==> flow/design.v <==
module MN_Serials (
    input wire [2:0] mp0, mp1, mp2, mp3, mp4, mp5, mp6, mp7,
    output wire [2:0]  mn0, mn1, mn2, mn3, mn4, mn5, mn6, mn7
);
    wire [2:0] mp [0:7];
    reg [2:0] mn [0:7];
    assign mp[0] = mp0;
    assign mp[1] = mp1;
    assign mp[2] = mp2;
    assign mp[3] = mp3;
    assign mp[4] = mp4;
    assign mp[5] = mp5;
    assign mp[6] = mp6;
    assign mp[7] = mp7;
    assign mn0 = mn[0];
    assign mn1 = mn[1];
    assign mn2 = mn[2];
    assign mn3 = mn[3];
    assign mn4 = mn[4];
    assign mn5 = mn[5];
    assign mn6 = mn[6];
    assign mn7 = mn[7];
    integer i;
    always @(*) begin
        for (i=0; i<8; i=i+1) begin
            mn[i] = 3'd0;
        end
        for (i=0; i<8; i=i+1) begin
            mn[mp[i]] = i;
        end
    end
endmodule
module NB_Series (
    input wire [2:0] mp0, mp1, mp2, mp3, mp4, mp5, mp6, mp7,mn0, mn1, mn2, mn3, mn4, mn5, mn6, mn7,
    output wire [2:0]  nb0, nb1, nb2, nb3, nb4, nb5, nb6, nb7
);
    wire [2:0] mp [0:7];
    reg [2:0] nb [0:7];
    wire [2:0] mt [0:7];
    wire [2:0] mn [0:7];
    assign mp[0] = mp0;
    assign mp[1] = mp1;
    assign mp[2] = mp2;
    assign mp[3] = mp3;
    assign mp[4] = mp4;
    assign mp[5] = mp5;
    assign mp[6] = mp6;
    assign mp[7] = mp7;
    assign mn[0] = mn0;
    assign mn[1] = mn1;
    assign mn[2] = mn2;
    assign mn[3] = mn3;
    assign mn[4] = mn4;
    assign mn[5] = mn5;
    assign mn[6] = mn6;
    assign mn[7] = mn7;
    assign nb0 = nb[0];
    assign nb1 = nb[1];
    assign nb2 = nb[2];
    assign nb3 = nb[3];
    assign nb4 = nb[4];
    assign nb5 = nb[5];
    assign nb6 = nb[6];
    assign nb7 = nb[7];
    assign mt[0] = 3'd1;
    assign mt[1] = 3'd0;
    assign mt[2] = 3'd3;
    assign mt[3] = 3'd2;
    assign mt[4] = 3'd5;
    assign mt[5] = 3'd4;
    assign mt[6] = 3'd7;
    assign mt[7] = 3'd6;
    integer i;
    always @(*) begin
        for (i=0; i<8; i=i+1) begin
            nb[i] = mn[mt[mp[i]]];
        end
    end
endmodule
`timescale 1ns / 1ps
module Priority_4_Encoder(input wire [3:0] in1, output wire [1:0] value);
    wire [1:0] data_2;
    assign value[1] = &(in1[1:0]);
    assign value[0] = data_2[0];
    assign data_2 = value[1] ? in1[3:2] : in1[1:0];
endmodule
module decoder2to4 (
    input [1:0] in,      
    output reg [3:0] out  
);
always @(*) begin
    out = 4'b0000;  
    case (in)
        2'b00: out[0] = 1;
        2'b01: out[1] = 1;
        2'b10: out[2] = 1;
        2'b11: out[3] = 1;
        default: out = 4'b0000;  
    endcase
end
endmodule
module benes_4(
    input [1:0] in0,
    input [1:0] in1,
    input [1:0] in2,
    input [1:0] in3,
    output reg state_0_0,
    output reg state_0_1,
    output reg state_0_2,
    output reg state_1_0,
    output reg state_1_1,
    output reg state_1_2
);
always @(*) begin
    case({in0, in1, in2, in3})
        {2'd0, 2'd1, 2'd2, 2'd3}: begin
            state_0_0 = 1'b1;
            state_0_1 = 1'b1;
            state_0_2 = 1'b1;
            state_1_0 = 1'b1;
            state_1_1 = 1'b1;
            state_1_2 = 1'b1;
        end
        {2'd0, 2'd1, 2'd3, 2'd2}: begin
            state_0_0 = 1'b1;
            state_0_1 = 1'b1;
            state_0_2 = 1'b1;
            state_1_0 = 1'b1;
            state_1_1 = 1'b1;
            state_1_2 = 1'b0;
        end
        {2'd0, 2'd2, 2'd1, 2'd3}: begin
            state_0_0 = 1'b1;
            state_0_1 = 1'b1;
            state_0_2 = 1'b1;
            state_1_0 = 1'b0;
            state_1_1 = 1'b0;
            state_1_2 = 1'b0;
        end
        {2'd0, 2'd2, 2'd3, 2'd1}: begin
            state_0_0 = 1'b1;
            state_0_1 = 1'b1;
            state_0_2 = 1'b1;
            state_1_0 = 1'b1;
            state_1_1 = 1'b0;
            state_1_2 = 1'b0;
        end
        {2'd0, 2'd3, 2'd1, 2'd2}: begin
            state_0_0 = 1'b1;
            state_0_1 = 1'b1;
            state_0_2 = 1'b1;
            state_1_0 = 1'b0;
            state_1_1 = 1'b0;
            state_1_2 = 1'b1;
        end
        {2'd0, 2'd3, 2'd2, 2'd1}: begin
            state_0_0 = 1'b1;
            state_0_1 = 1'b1;
            state_0_2 = 1'b1;
            state_1_0 = 1'b1;
            state_1_1 = 1'b0;
            state_1_2 = 1'b1;
        end
        {2'd1, 2'd0, 2'd2, 2'd3}: begin
            state_0_0 = 1'b1;
            state_0_1 = 1'b1;
            state_0_2 = 1'b0;
            state_1_0 = 1'b1;
            state_1_1 = 1'b1;
            state_1_2 = 1'b1;
        end
        {2'd1, 2'd0, 2'd3, 2'd2}: begin
            state_0_0 = 1'b1;
            state_0_1 = 1'b1;
            state_0_2 = 1'b0;
            state_1_0 = 1'b1;
            state_1_1 = 1'b1;
            state_1_2 = 1'b0;
        end
        {2'd1, 2'd2, 2'd0, 2'd3}: begin
            state_0_0 = 1'b1;
            state_0_1 = 1'b1;
            state_0_2 = 1'b0;
            state_1_0 = 1'b0;
            state_1_1 = 1'b0;
            state_1_2 = 1'b0;
        end
        {2'd1, 2'd2, 2'd3, 2'd0}: begin
            state_0_0 = 1'b1;
            state_0_1 = 1'b1;
            state_0_2 = 1'b0;
            state_1_0 = 1'b1;
            state_1_1 = 1'b0;
            state_1_2 = 1'b0;
        end
        {2'd1, 2'd3, 2'd0, 2'd2}: begin
            state_0_0 = 1'b1;
            state_0_1 = 1'b1;
            state_0_2 = 1'b0;
            state_1_0 = 1'b0;
            state_1_1 = 1'b0;
            state_1_2 = 1'b1;
        end
        {2'd1, 2'd3, 2'd2, 2'd0}: begin
            state_0_0 = 1'b1;
            state_0_1 = 1'b1;
            state_0_2 = 1'b0;
            state_1_0 = 1'b1;
            state_1_1 = 1'b0;
            state_1_2 = 1'b1;
        end
        {2'd2, 2'd0, 2'd1, 2'd3}: begin
            state_0_0 = 1'b1;
            state_0_1 = 1'b0;
            state_0_2 = 1'b0;
            state_1_0 = 1'b1;
            state_1_1 = 1'b1;
            state_1_2 = 1'b1;
        end
        {2'd2, 2'd0, 2'd3, 2'd1}: begin
            state_0_0 = 1'b1;
            state_0_1 = 1'b0;
            state_0_2 = 1'b0;
            state_1_0 = 1'b0;
            state_1_1 = 1'b1;
            state_1_2 = 1'b1;
        end
        {2'd2, 2'd1, 2'd0, 2'd3}: begin
            state_0_0 = 1'b1;
            state_0_1 = 1'b0;
            state_0_2 = 1'b1;
            state_1_0 = 1'b1;
            state_1_1 = 1'b1;
            state_1_2 = 1'b1;
        end
        {2'd2, 2'd1, 2'd3, 2'd0}: begin
            state_0_0 = 1'b1;
            state_0_1 = 1'b0;
            state_0_2 = 1'b1;
            state_1_0 = 1'b0;
            state_1_1 = 1'b1;
            state_1_2 = 1'b1;
        end
        {2'd2, 2'd3, 2'd0, 2'd1}: begin
            state_0_0 = 1'b1;
            state_0_1 = 1'b0;
            state_0_2 = 1'b1;
            state_1_0 = 1'b1;
            state_1_1 = 1'b0;
            state_1_2 = 1'b1;
        end
        {2'd2, 2'd3, 2'd1, 2'd0}: begin
            state_0_0 = 1'b1;
            state_0_1 = 1'b0;
            state_0_2 = 1'b0;
            state_1_0 = 1'b1;
            state_1_1 = 1'b0;
            state_1_2 = 1'b1;
        end
        {2'd3, 2'd0, 2'd1, 2'd2}: begin
            state_0_0 = 1'b1;
            state_0_1 = 1'b0;
            state_0_2 = 1'b0;
            state_1_0 = 1'b1;
            state_1_1 = 1'b1;
            state_1_2 = 1'b0;
        end
        {2'd3, 2'd0, 2'd2, 2'd1}: begin
            state_0_0 = 1'b1;
            state_0_1 = 1'b0;
            state_0_2 = 1'b0;
            state_1_0 = 1'b0;
            state_1_1 = 1'b1;
            state_1_2 = 1'b0;
        end
        {2'd3, 2'd1, 2'd0, 2'd2}: begin
            state_0_0 = 1'b1;
            state_0_1 = 1'b0;
            state_0_2 = 1'b1;
            state_1_0 = 1'b1;
            state_1_1 = 1'b1;
            state_1_2 = 1'b0;
        end
        {2'd3, 2'd1, 2'd2, 2'd0}: begin
            state_0_0 = 1'b1;
            state_0_1 = 1'b0;
            state_0_2 = 1'b1;
            state_1_0 = 1'b0;
            state_1_1 = 1'b1;
            state_1_2 = 1'b0;
        end
        {2'd3, 2'd2, 2'd0, 2'd1}: begin
            state_0_0 = 1'b1;
            state_0_1 = 1'b0;
            state_0_2 = 1'b1;
            state_1_0 = 1'b1;
            state_1_1 = 1'b0;
            state_1_2 = 1'b0;
        end
        {2'd3, 2'd2, 2'd1, 2'd0}: begin
            state_0_0 = 1'b1;
            state_0_1 = 1'b0;
            state_0_2 = 1'b0;
            state_1_0 = 1'b1;
            state_1_1 = 1'b0;
            state_1_2 = 1'b0;
        end
        default: begin
            state_0_0 = 1'b0;
            state_0_1 = 1'b0;
            state_0_2 = 1'b0;
            state_1_0 = 1'b0;
            state_1_1 = 1'b0;
            state_1_2 = 1'b0;
        end
    endcase
end
endmodule
module Benes_8p (input wire [2:0] mp0, mp1, mp2, mp3, mp4, mp5, mp6, mp7,
    input clk,
    output reg [19:0] state
);
    wire [2:0] nb0, nb1, nb2, nb3, nb4, nb5, nb6, nb7;
    wire [2:0]  mn0, mn1, mn2, mn3, mn4, mn5, mn6, mn7;
    MN_Serials m1(.mp0(mp0),
    .mp1(mp1),
    .mp2(mp2),
    .mp3(mp3),
    .mp4(mp4),
    .mp5(mp5),
    .mp6(mp6),
    .mp7(mp7),
    .mn0(mn0),
    .mn1(mn1),
    .mn2(mn2),
    .mn3(mn3),
    .mn4(mn4),
    .mn5(mn5),
    .mn6(mn6),
    .mn7(mn7)
    );
    NB_Series m2(.mp0(MP_1[0]),
    .mp1(MP_1[1]),
    .mp2(MP_1[2]),
    .mp3(MP_1[3]),
    .mp4(MP_1[4]),
    .mp5(MP_1[5]),
    .mp6(MP_1[6]),
    .mp7(MP_1[7]),
    .mn0(MN_1[0]),
    .mn1(MN_1[1]),
    .mn2(MN_1[2]),
    .mn3(MN_1[3]),
    .mn4(MN_1[4]),
    .mn5(MN_1[5]),
    .mn6(MN_1[6]),
    .mn7(MN_1[7]),
    .nb0(nb0),
    .nb1(nb1),
    .nb2(nb2),
    .nb3(nb3),
    .nb4(nb4),
    .nb5(nb5),
    .nb6(nb6),
    .nb7(nb7)
    );
    wire [2:0] mp [0:7];
    integer i, j, m;
    reg [2:0] MP_1 [0:7];
    reg [2:0] MN_1 [0:7];
    reg [2:0] MP_2 [0:7];
    reg [2:0] NB_2 [0:7];
    reg [3:0] CI_2;
    reg [2:0] MP_3 [0:7];
    reg [2:0] NB_3 [0:7];
    reg [3:0] CI_3;
    wire [2:0] P_NEXT_3_W;
    reg [2:0] P_NEXT_3;
    reg [3:0] COVER_TBL_3;
    assign P_NEXT_3_W = (NB_2[1] == 3'b000) ? 3'b010 : NB_2[1];
    wire [3:0] MASK_3_2, MASK_3;
    wire [1:0] MIN_PORT_3_W; 
    assign MASK_3_2 = 4'b0001;
    decoder2to4 d3(.in(P_NEXT_3_W[2:1]),
    .out(MASK_3)
    );
    Priority_4_Encoder p3(.in1(COVER_TBL_3),
    .value(MIN_PORT_3_W)
    );
    reg [2:0] MP_4 [0:7];
    reg [2:0] NB_4 [0:7];
    reg [3:0] CI_4;
    wire [2:0] P_NEXT_4_W, P_NEXT_4_W1;
    reg [2:0] P_NEXT_4;
    reg [3:0] COVER_TBL_4;
    assign P_NEXT_4_W = NB_3[{P_NEXT_3[2:1], ~P_NEXT_3[0]}];
    assign P_NEXT_4_W1 = (COVER_TBL_3[P_NEXT_4_W[2:1]] == 0) ? P_NEXT_4_W: {MIN_PORT_3_W,1'b0} ;
    wire [3:0] MASK_4;
    wire [1:0] MIN_PORT_4_W;
    decoder2to4 d4(.in(P_NEXT_4_W1[2:1]),
    .out(MASK_4)
    );
    Priority_4_Encoder p4(.in1(COVER_TBL_4),
    .value(MIN_PORT_4_W)
    );
    reg [2:0] P_NEXT_5;
    reg [3:0] CI_5;
    reg [2:0] MP_5 [0:7];
    wire [2:0] P_NEXT_5_W, P_NEXT_5_W1;
    assign P_NEXT_5_W = NB_4[{P_NEXT_4[2:1], ~P_NEXT_4[0]}];
    assign P_NEXT_5_W1 = (COVER_TBL_4[P_NEXT_5_W[2:1]] == 0) ? P_NEXT_5_W: {MIN_PORT_4_W,1'b0} ;
    wire [3:0] MASK_5;
    decoder2to4 d5(.in(P_NEXT_5_W1[2:1]),
    .out(MASK_5)
    );
    reg [7:0] CO;
    reg [3:0] CI_6;
    reg [1:0] ump [0:3];
    reg [1:0] dmp [0:3];
    wire state_0_0, state_0_1, state_0_2, state_1_0, state_1_1, state_1_2;
    wire state_0_0d, state_0_1d, state_0_2d, state_1_0d, state_1_1d, state_1_2d;
    benes_4 B6_U(.in0(ump[0]),
        .in1(ump[1]),
        .in2(ump[2]),
        .in3(ump[3]),
        .state_0_0(state_0_0),
        .state_0_1(state_0_1),
        .state_0_2(state_0_2),
        .state_1_0(state_1_0),
        .state_1_1(state_1_1),
        .state_1_2(state_1_2)
    );
    benes_4 B6_D(.in0(dmp[0]),
        .in1(dmp[1]),
        .in2(dmp[2]),
        .in3(dmp[3]),
        .state_0_0(state_0_0d),
        .state_0_1(state_0_1d),
        .state_0_2(state_0_2d),
        .state_1_0(state_1_0d),
        .state_1_1(state_1_1d),
        .state_1_2(state_1_2d)
    );
    always@(posedge clk)begin
        MN_1[0] <= mn0;
        MN_1[1] <= mn1;
        MN_1[2] <= mn2;
        MN_1[3] <= mn3;
        MN_1[4] <= mn4;
        MN_1[5] <= mn5;
        MN_1[6] <= mn6;
        MN_1[7] <= mn7;
        MP_1[0] <= mp0;
        MP_1[1] <= mp1;
        MP_1[2] <= mp2;
        MP_1[3] <= mp3;
        MP_1[4] <= mp4;
        MP_1[5] <= mp5;
        MP_1[6] <= mp6;
        MP_1[7] <= mp7;
        NB_2[0] <= nb0;
        NB_2[1] <= nb1;
        NB_2[2] <= nb2;
        NB_2[3] <= nb3;
        NB_2[4] <= nb4;
        NB_2[5] <= nb5;
        NB_2[6] <= nb6;
        NB_2[7] <= nb7;
        MP_2[0] <= MP_1[0];
        MP_2[1] <= MP_1[1];
        MP_2[2] <= MP_1[2];
        MP_2[3] <= MP_1[3];
        MP_2[4] <= MP_1[4];
        MP_2[5] <= MP_1[5];
        MP_2[6] <= MP_1[6];
        MP_2[7] <= MP_1[7];
        CI_2[0] <= 1'b1;
        CI_2[1] <= 1'b0;
        CI_2[2] <= 1'b0;
        CI_2[3] <= 1'b0;
        P_NEXT_3 <= P_NEXT_3_W; 
        CI_3 <= CI_2 | (MASK_3 & {4{~P_NEXT_3_W[0]}});
        MP_3[0] <= MP_2[0];
        MP_3[1] <= MP_2[1];
        MP_3[2] <= MP_2[2];
        MP_3[3] <= MP_2[3];
        MP_3[4] <= MP_2[4];
        MP_3[5] <= MP_2[5];
        MP_3[6] <= MP_2[6];
        MP_3[7] <= MP_2[7];
        NB_3[0] <= NB_2[0];
        NB_3[1] <= NB_2[1];
        NB_3[2] <= NB_2[2];
        NB_3[3] <= NB_2[3];
        NB_3[4] <= NB_2[4];
        NB_3[5] <= NB_2[5];
        NB_3[6] <= NB_2[6];
        NB_3[7] <= NB_2[7];
        COVER_TBL_3 <= MASK_3 | MASK_3_2;
        P_NEXT_4 <= P_NEXT_4_W1; 
        CI_4 <= CI_3 | (MASK_4 & {4{~P_NEXT_4_W1[0]}});
        MP_4[0] <= MP_3[0];
        MP_4[1] <= MP_3[1];
        MP_4[2] <= MP_3[2];
        MP_4[3] <= MP_3[3];
        MP_4[4] <= MP_3[4];
        MP_4[5] <= MP_3[5];
        MP_4[6] <= MP_3[6];
        MP_4[7] <= MP_3[7];
        NB_4[0] <= NB_3[0];
        NB_4[1] <= NB_3[1];
        NB_4[2] <= NB_3[2];
        NB_4[3] <= NB_3[3];
        NB_4[4] <= NB_3[4];
        NB_4[5] <= NB_3[5];
        NB_4[6] <= NB_3[6];
        NB_4[7] <= NB_3[7];
        COVER_TBL_4 <= MASK_4 | COVER_TBL_3;
        MP_5[0] <= MP_4[0];
        MP_5[1] <= MP_4[1];
        MP_5[2] <= MP_4[2];
        MP_5[3] <= MP_4[3];
        MP_5[4] <= MP_4[4];
        MP_5[5] <= MP_4[5];
        MP_5[6] <= MP_4[6];
        MP_5[7] <= MP_4[7];
        P_NEXT_5 <= P_NEXT_5_W1; 
        CI_5 <= CI_4 | (MASK_5 & {4{~P_NEXT_5_W1[0]}});
        for (i=0; i<8; i=i+1) begin
            CO[MP_5[i]] <= CI_5[i[2:1]] ^ i[0] ;
        end
        for (j=0; j<4; j=j+1) begin
            ump[j] <= (CI_5[j]== 1'b1) ? MP_5[2*j][2:1] : MP_5[2*j+1][2:1];
            dmp[j] <= (CI_5[j]== 1'b1) ? MP_5[2*j+1][2:1] : MP_5[2*j][2:1];
        end
        CI_6 <= CI_5;
        for (m=0; m<4; m=m+1) begin
            state[5*m] <= CI_6[m];
            state[5*m+4] <= CO[2*m];
        end
        state[1] <= state_0_0;
        state[2] <= state_0_1;
        state[3] <= state_0_2;
        state[6] <= state_1_0;
        state[7] <= state_1_1;
        state[8] <= state_1_2;
        state[11] <= state_0_0d;
        state[12] <= state_0_1d;
        state[13] <= state_0_2d;
        state[16] <= state_1_0d;
        state[17] <= state_1_1d;
        state[18] <= state_1_2d;
    end
endmodule
# == Reports on Benes_8p ==
# What the tools print for Benes_8p, step after step.
# Line numbers count from 1 in the design file above.
# Operators: Yosys type, input widths -> output width; for muxes data width and select width s.
# Library cell names are shortened.
# A cell with -- has no value.
# design
design,Benes_8p
clock,clk
library,sky130hd
pvt_corner,tt_025C_1v80

# == Elaborated design ==
# Yosys after proc, flatten, opt, wreduce and memory -nomap, before mapping. Enables and synchronous resets that opt folds into registers are not counted as muxes. Print and check cells are not counted. Equal cells are merged and count once.
# word_totals
reg_bits,288
inputBits,25
out_inout_bits,20
# classes
addsub,8
n_eq,232
shifts,18
n_mux,111
logic,39
reduce_and_logical,110
# ops
operator,count
$pmux 3 s8,18
$reduce_or 7->1,56
$pmux 3 s2,56
$eq 3x3->1 const B,100
$eq 8x8->1 const B,24
$eq 3x2->1 const B,50
$reduce_or 12->1,8
$eq 8x7->1 const B,12
$logic_not 3->1,26
$eq 3x1->1 const B,25
$shift 1x4->8,8
$shift 1x4->8 const A,8
$eq 8x6->1 const B,8
$and 8x8->8,8
$or 8x8->8,8
$not 8->8,8
$reduce_or 24->1,2
$reduce_or 3->1,12
$reduce_or 16->1,2
$neg 3->4,8
$eq 8x5->1 const B,4
$pmux 1 s2,12
$mux 2,8
$mux 1,14
$eq 2x2->1 const B,6
$and 4x4->4,3
$or 4x4->4,3
$not 1->1,9
# Other operator kinds: 5; their cells: 12.

# == Depth ==
# Yosys ltp: most cells in a row. Word level: on the elaborated netlist, between registers, memories and ports. Mapped: between sequential cells and ports; inverters and the memories' decode and read muxes count.
# depth
ltp_word,19
ABC_AREA,0
ltp_mapped,8

# == Mapped cells and area ==
# Yosys stat after the flow's synthesis: flattened, memories mapped to cells. It holds for the ABC_AREA given above (unset counts as 0); a run with the other value may have another netlist.
# mapped
cells,1127
mapped_area_um2,11028.1
seqArea_um2,5585.4
flip_flops,279
n_buf,64
# by_type
cell_type,count
dfxtp_1,279
mux4_2,23
a21oi_1,61
o21ai_0,61
nand2_1,80
nor2_1,63
mux2_2,20
nand2b_1,36
clkbuf_1,58
mux2i_1,21
inv_1,50
nand3_1,36
nor2b_1,28
nor3b_1,23
nor3_1,29
ha_1,11
nand3b_1,17
a31oi_1,17
# Other cell types: 55; their cells: 214.
# The figures by module come from a second, unflattened synthesis with its own total; it is not the netlist above.
# unflattened
cells_unflattened,1023
area_unflattened_um2,11414.7
# Each row is one instance without its submodules.
# modules
mod,n_inst,n_cells,mod_area_um2
Benes_8p,1,571,7509.7
NB_Series,1,107,1476.4
benes_4,2,92,675.6
MN_Serials,1,141,948.4
decoder2to4,3,4,26.3
Priority_4_Encoder,2,4,25.0

# == Path before layout ==
# Path of least setup slack by OpenSTA after synthesis, without wires, with an ideal clock, recovery checks aside; 20% of the period is set as input and as output delay. Where synthesis merged equal registers, the netlist keeps one of their names.
# synth_timing
path_kind,reg-to-reg
from,register MP_5[3][1]
to,register CO[0]
period_ns,2.5
setup_time_ns,0.137
t_arrival_ns,1.852
slack_ns,0.511
delay_ns,1.989
stages,9
synth_period_reached_ns,1.989
# "delay_ns" = arrival - input delay + setup time.
# "stages": output pins that drive a net of the path, with the launching flip-flop's if there is one; two outputs of one cell count as two.
# "synth_period_reached_ns" = period - worst setup slack (recovery checks aside). The figure is calculated, with input and output delays left at 20% of the set period.
# The rows between start and end are the longest chain of elaborated cells between them; the timing report does not say that the signal goes this way. Where chains are equally long, one stands for them.
# Each line given opens the expression or statement behind the cell; cells for indexed reads and writes are added by Yosys, which also makes memories of some case tables.
# Lines with a computed index may be missing from the assigning lines.
# synth_between
cell_sequence,dfxtp_1 > inv_1 > ha_1 > nor4_1 > nand2_1 > and3_1 > a211o_1 > a221oi_1 > o221ai_1
elab_chain_cells,13
cone_cells,14
# synth_lines
element,line_no,rtl
"start, declared",408,reg [2:0] MP_5 [0:7];
"start, assigned",522,MP_5[3] <= MP_4[3];
$neg 3->4,530,CO[MP_5[i]] <= CI_5[i[2:1]] ^ i[0] ;
$shift 1x4->8,530,
$not 8->8,530,
$and 8x8->8,530,
$or 8x8->8,530,
$and 8x8->8,530,
$or 8x8->8,530,
$and 8x8->8,530,
$or 8x8->8,530,
$and 8x8->8,530,
$or 8x8->8,530,
$and 8x8->8,530,
$or 8x8->8,530,
"end, declared",416,reg [7:0] CO;

# == Path in the finished layout ==
# From the final timing report of record 1: the path of least setup slack in the routed layout; clock arrival at registers is part of the times.
# layout_timing
path_kind,reg-to-reg
from,register MP_5[3][1]
to,register CO[0]
period_ns,3.41
setup_time_ns,0.14
t_arrival_ns,2.80
slack_ns,1.00
stages,9
# The rows between start and end are the longest chain of elaborated cells between them; the timing report does not say that the signal goes this way. Where chains are equally long, one stands for them.
# Lines with a computed index may be missing from the assigning lines.
# layout_between
cell_sequence,dfxtp_1 > inv_1 > ha_1 > nor4_1 > nand2_1 > and3_1 > a211o_1 > a221oi_1 > o221ai_1
elab_chain_cells,13
cone_cells,14
# layout_lines
element,line_no,rtl
"start, declared",408,reg [2:0] MP_5 [0:7];
"start, assigned",522,MP_5[3] <= MP_4[3];
$neg 3->4,530,CO[MP_5[i]] <= CI_5[i[2:1]] ^ i[0] ;
$shift 1x4->8,530,
$not 8->8,530,
$and 8x8->8,530,
$or 8x8->8,530,
$and 8x8->8,530,
$or 8x8->8,530,
$and 8x8->8,530,
$or 8x8->8,530,
$and 8x8->8,530,
$or 8x8->8,530,
$and 8x8->8,530,
$or 8x8->8,530,
"end, declared",416,reg [7:0] CO;

Hand-over note for Benes_8p

Record of 3 stored runs of the RTL-to-layout flow on Benes_8p, platform sky130hd. The runs are unordered. Constraints: input delay and output delay 20% of the set period each, output load 0.01 pF.
"period_less_ws_ns" means the clock period less the worst setup slack. The figure is calculated, with input and output delays left at 20% of the set period.
"power.total_w": no workload was simulated; the value follows from the tool's default switching activity.

Record 1, flow files:
==> flow/run.sh <==
#!/bin/bash
# the make line also repeats the synthesis and layout settings of config.mk as NAME=value (left out here)
make -C /OpenROAD-flow-scripts/flow DESIGN_CONFIG=/design/flow/config.mk WORK_HOME=/design/flow/orfs CLKGATE_MAP_FILE= finish
==> flow/config.mk <==
export PLATFORM = sky130hd
export DESIGN_NAME = Benes_8p
export DESIGN_NICKNAME = Benes_8p
export VERILOG_FILES = /design/flow/design.v
export SDC_FILE = /design/flow/constraint.sdc
export NUM_CORES = 4
export LEC_CHECK = 0
export CAP_MARGIN = 20
export CELL_PAD_IN_SITES_DETAIL_PLACEMENT = 1
export CORE_MARGIN = 2
export CORE_UTILIZATION = 46
export CTS_CLUSTER_DIAMETER = 50
export CTS_CLUSTER_SIZE = 15
export GPL_ROUTABILITY_DRIVEN = 1
export GPL_TIMING_DRIVEN = 1
export MAX_ROUTING_LAYER = met4
export PLACE_DENSITY_LB_ADDON = 0.23
export SLEW_MARGIN = 20
export TNS_END_PERCENT = 60
==> flow/constraint.sdc <==
create_clock -name core_clock -period 3.41 [get_ports {clk}]
set_input_delay 0.6820 -clock core_clock [delete_from_list [all_inputs] [get_ports {clk}]]
set_output_delay 0.6820 -clock core_clock [all_outputs]
set_load 0.01 [all_outputs]

==> results of record 1, as CSV <==
result,value
design_die_area_um2,25228.6
worst_hold_slack_ns,0.321
power.total_w,0.009178
tns_ns,0.000
layout_utilization_pct,53.1
post_route_stdcell_area_um2,12469.5
fin_ws_ns,0.998
synth_chip_area_um2,11028.1
period_less_ws_ns,2.412

Record 2, flow files:
==> flow/run.sh <==
#!/bin/bash
# the make line also repeats the synthesis and layout settings of config.mk as NAME=value (left out here)
make -C /OpenROAD-flow-scripts/flow DESIGN_CONFIG=/design/flow/config.mk WORK_HOME=/design/flow/orfs CLKGATE_MAP_FILE= finish
==> flow/config.mk <==
export PLATFORM = sky130hd
export DESIGN_NAME = Benes_8p
export DESIGN_NICKNAME = Benes_8p
export VERILOG_FILES = /design/flow/design.v
export SDC_FILE = /design/flow/constraint.sdc
export NUM_CORES = 4
export LEC_CHECK = 0
export CAP_MARGIN = 20
export CORE_MARGIN = 2
export CORE_UTILIZATION = 40
export CTS_CLUSTER_DIAMETER = 245
export CTS_CLUSTER_SIZE = 77
export GPL_ROUTABILITY_DRIVEN = 1
export GPL_TIMING_DRIVEN = 0
export MAX_ROUTING_LAYER = met4
export SLEW_MARGIN = 20
==> flow/constraint.sdc <==
create_clock -name core_clock -period 2.5 [get_ports {clk}]
set_input_delay 0.5000 -clock core_clock [delete_from_list [all_inputs] [get_ports {clk}]]
set_output_delay 0.5000 -clock core_clock [all_outputs]
set_load 0.01 [all_outputs]

==> results of record 2, as CSV <==
result,value
design_die_area_um2,28913.6
worst_hold_slack_ns,0.327
power.total_w,0.010223
tns_ns,0.000
layout_utilization_pct,44.8
post_route_stdcell_area_um2,12104.1
fin_ws_ns,0.083
synth_chip_area_um2,11028.1
period_less_ws_ns,2.417

Record 3, flow files:
==> flow/run.sh <==
#!/bin/bash
# the make line also repeats the synthesis and layout settings of config.mk as NAME=value (left out here)
make -C /OpenROAD-flow-scripts/flow DESIGN_CONFIG=/design/flow/config.mk WORK_HOME=/design/flow/orfs CLKGATE_MAP_FILE= finish
==> flow/config.mk <==
export PLATFORM = sky130hd
export DESIGN_NAME = Benes_8p
export DESIGN_NICKNAME = Benes_8p
export VERILOG_FILES = /design/flow/design.v
export SDC_FILE = /design/flow/constraint.sdc
export NUM_CORES = 4
export LEC_CHECK = 0
export ABC_AREA = 0
export CAP_MARGIN = 20
export CELL_PAD_IN_SITES_DETAIL_PLACEMENT = 0
export CORE_MARGIN = 3
export CORE_UTILIZATION = 53
export GPL_ROUTABILITY_DRIVEN = 0
export GPL_TIMING_DRIVEN = 1
export MAX_ROUTING_LAYER = met4
export PLACE_DENSITY = 0.36
export SETUP_SLACK_MARGIN = 0.01
export SLEW_MARGIN = 20
export TNS_END_PERCENT = 20
==> flow/constraint.sdc <==
create_clock -name core_clock -period 1.32 [get_ports {clk}]
set_input_delay 0.2640 -clock core_clock [delete_from_list [all_inputs] [get_ports {clk}]]
set_output_delay 0.2640 -clock core_clock [all_outputs]
set_load 0.01 [all_outputs]

==> results of record 3, as CSV <==
result,value
design_die_area_um2,22575.1
worst_hold_slack_ns,0.104
power.total_w,0.026463
tns_ns,-10.641
layout_utilization_pct,75.9
post_route_stdcell_area_um2,15463.6
fin_ws_ns,-0.609
synth_chip_area_um2,11028.1
period_less_ws_ns,1.929

End of note.
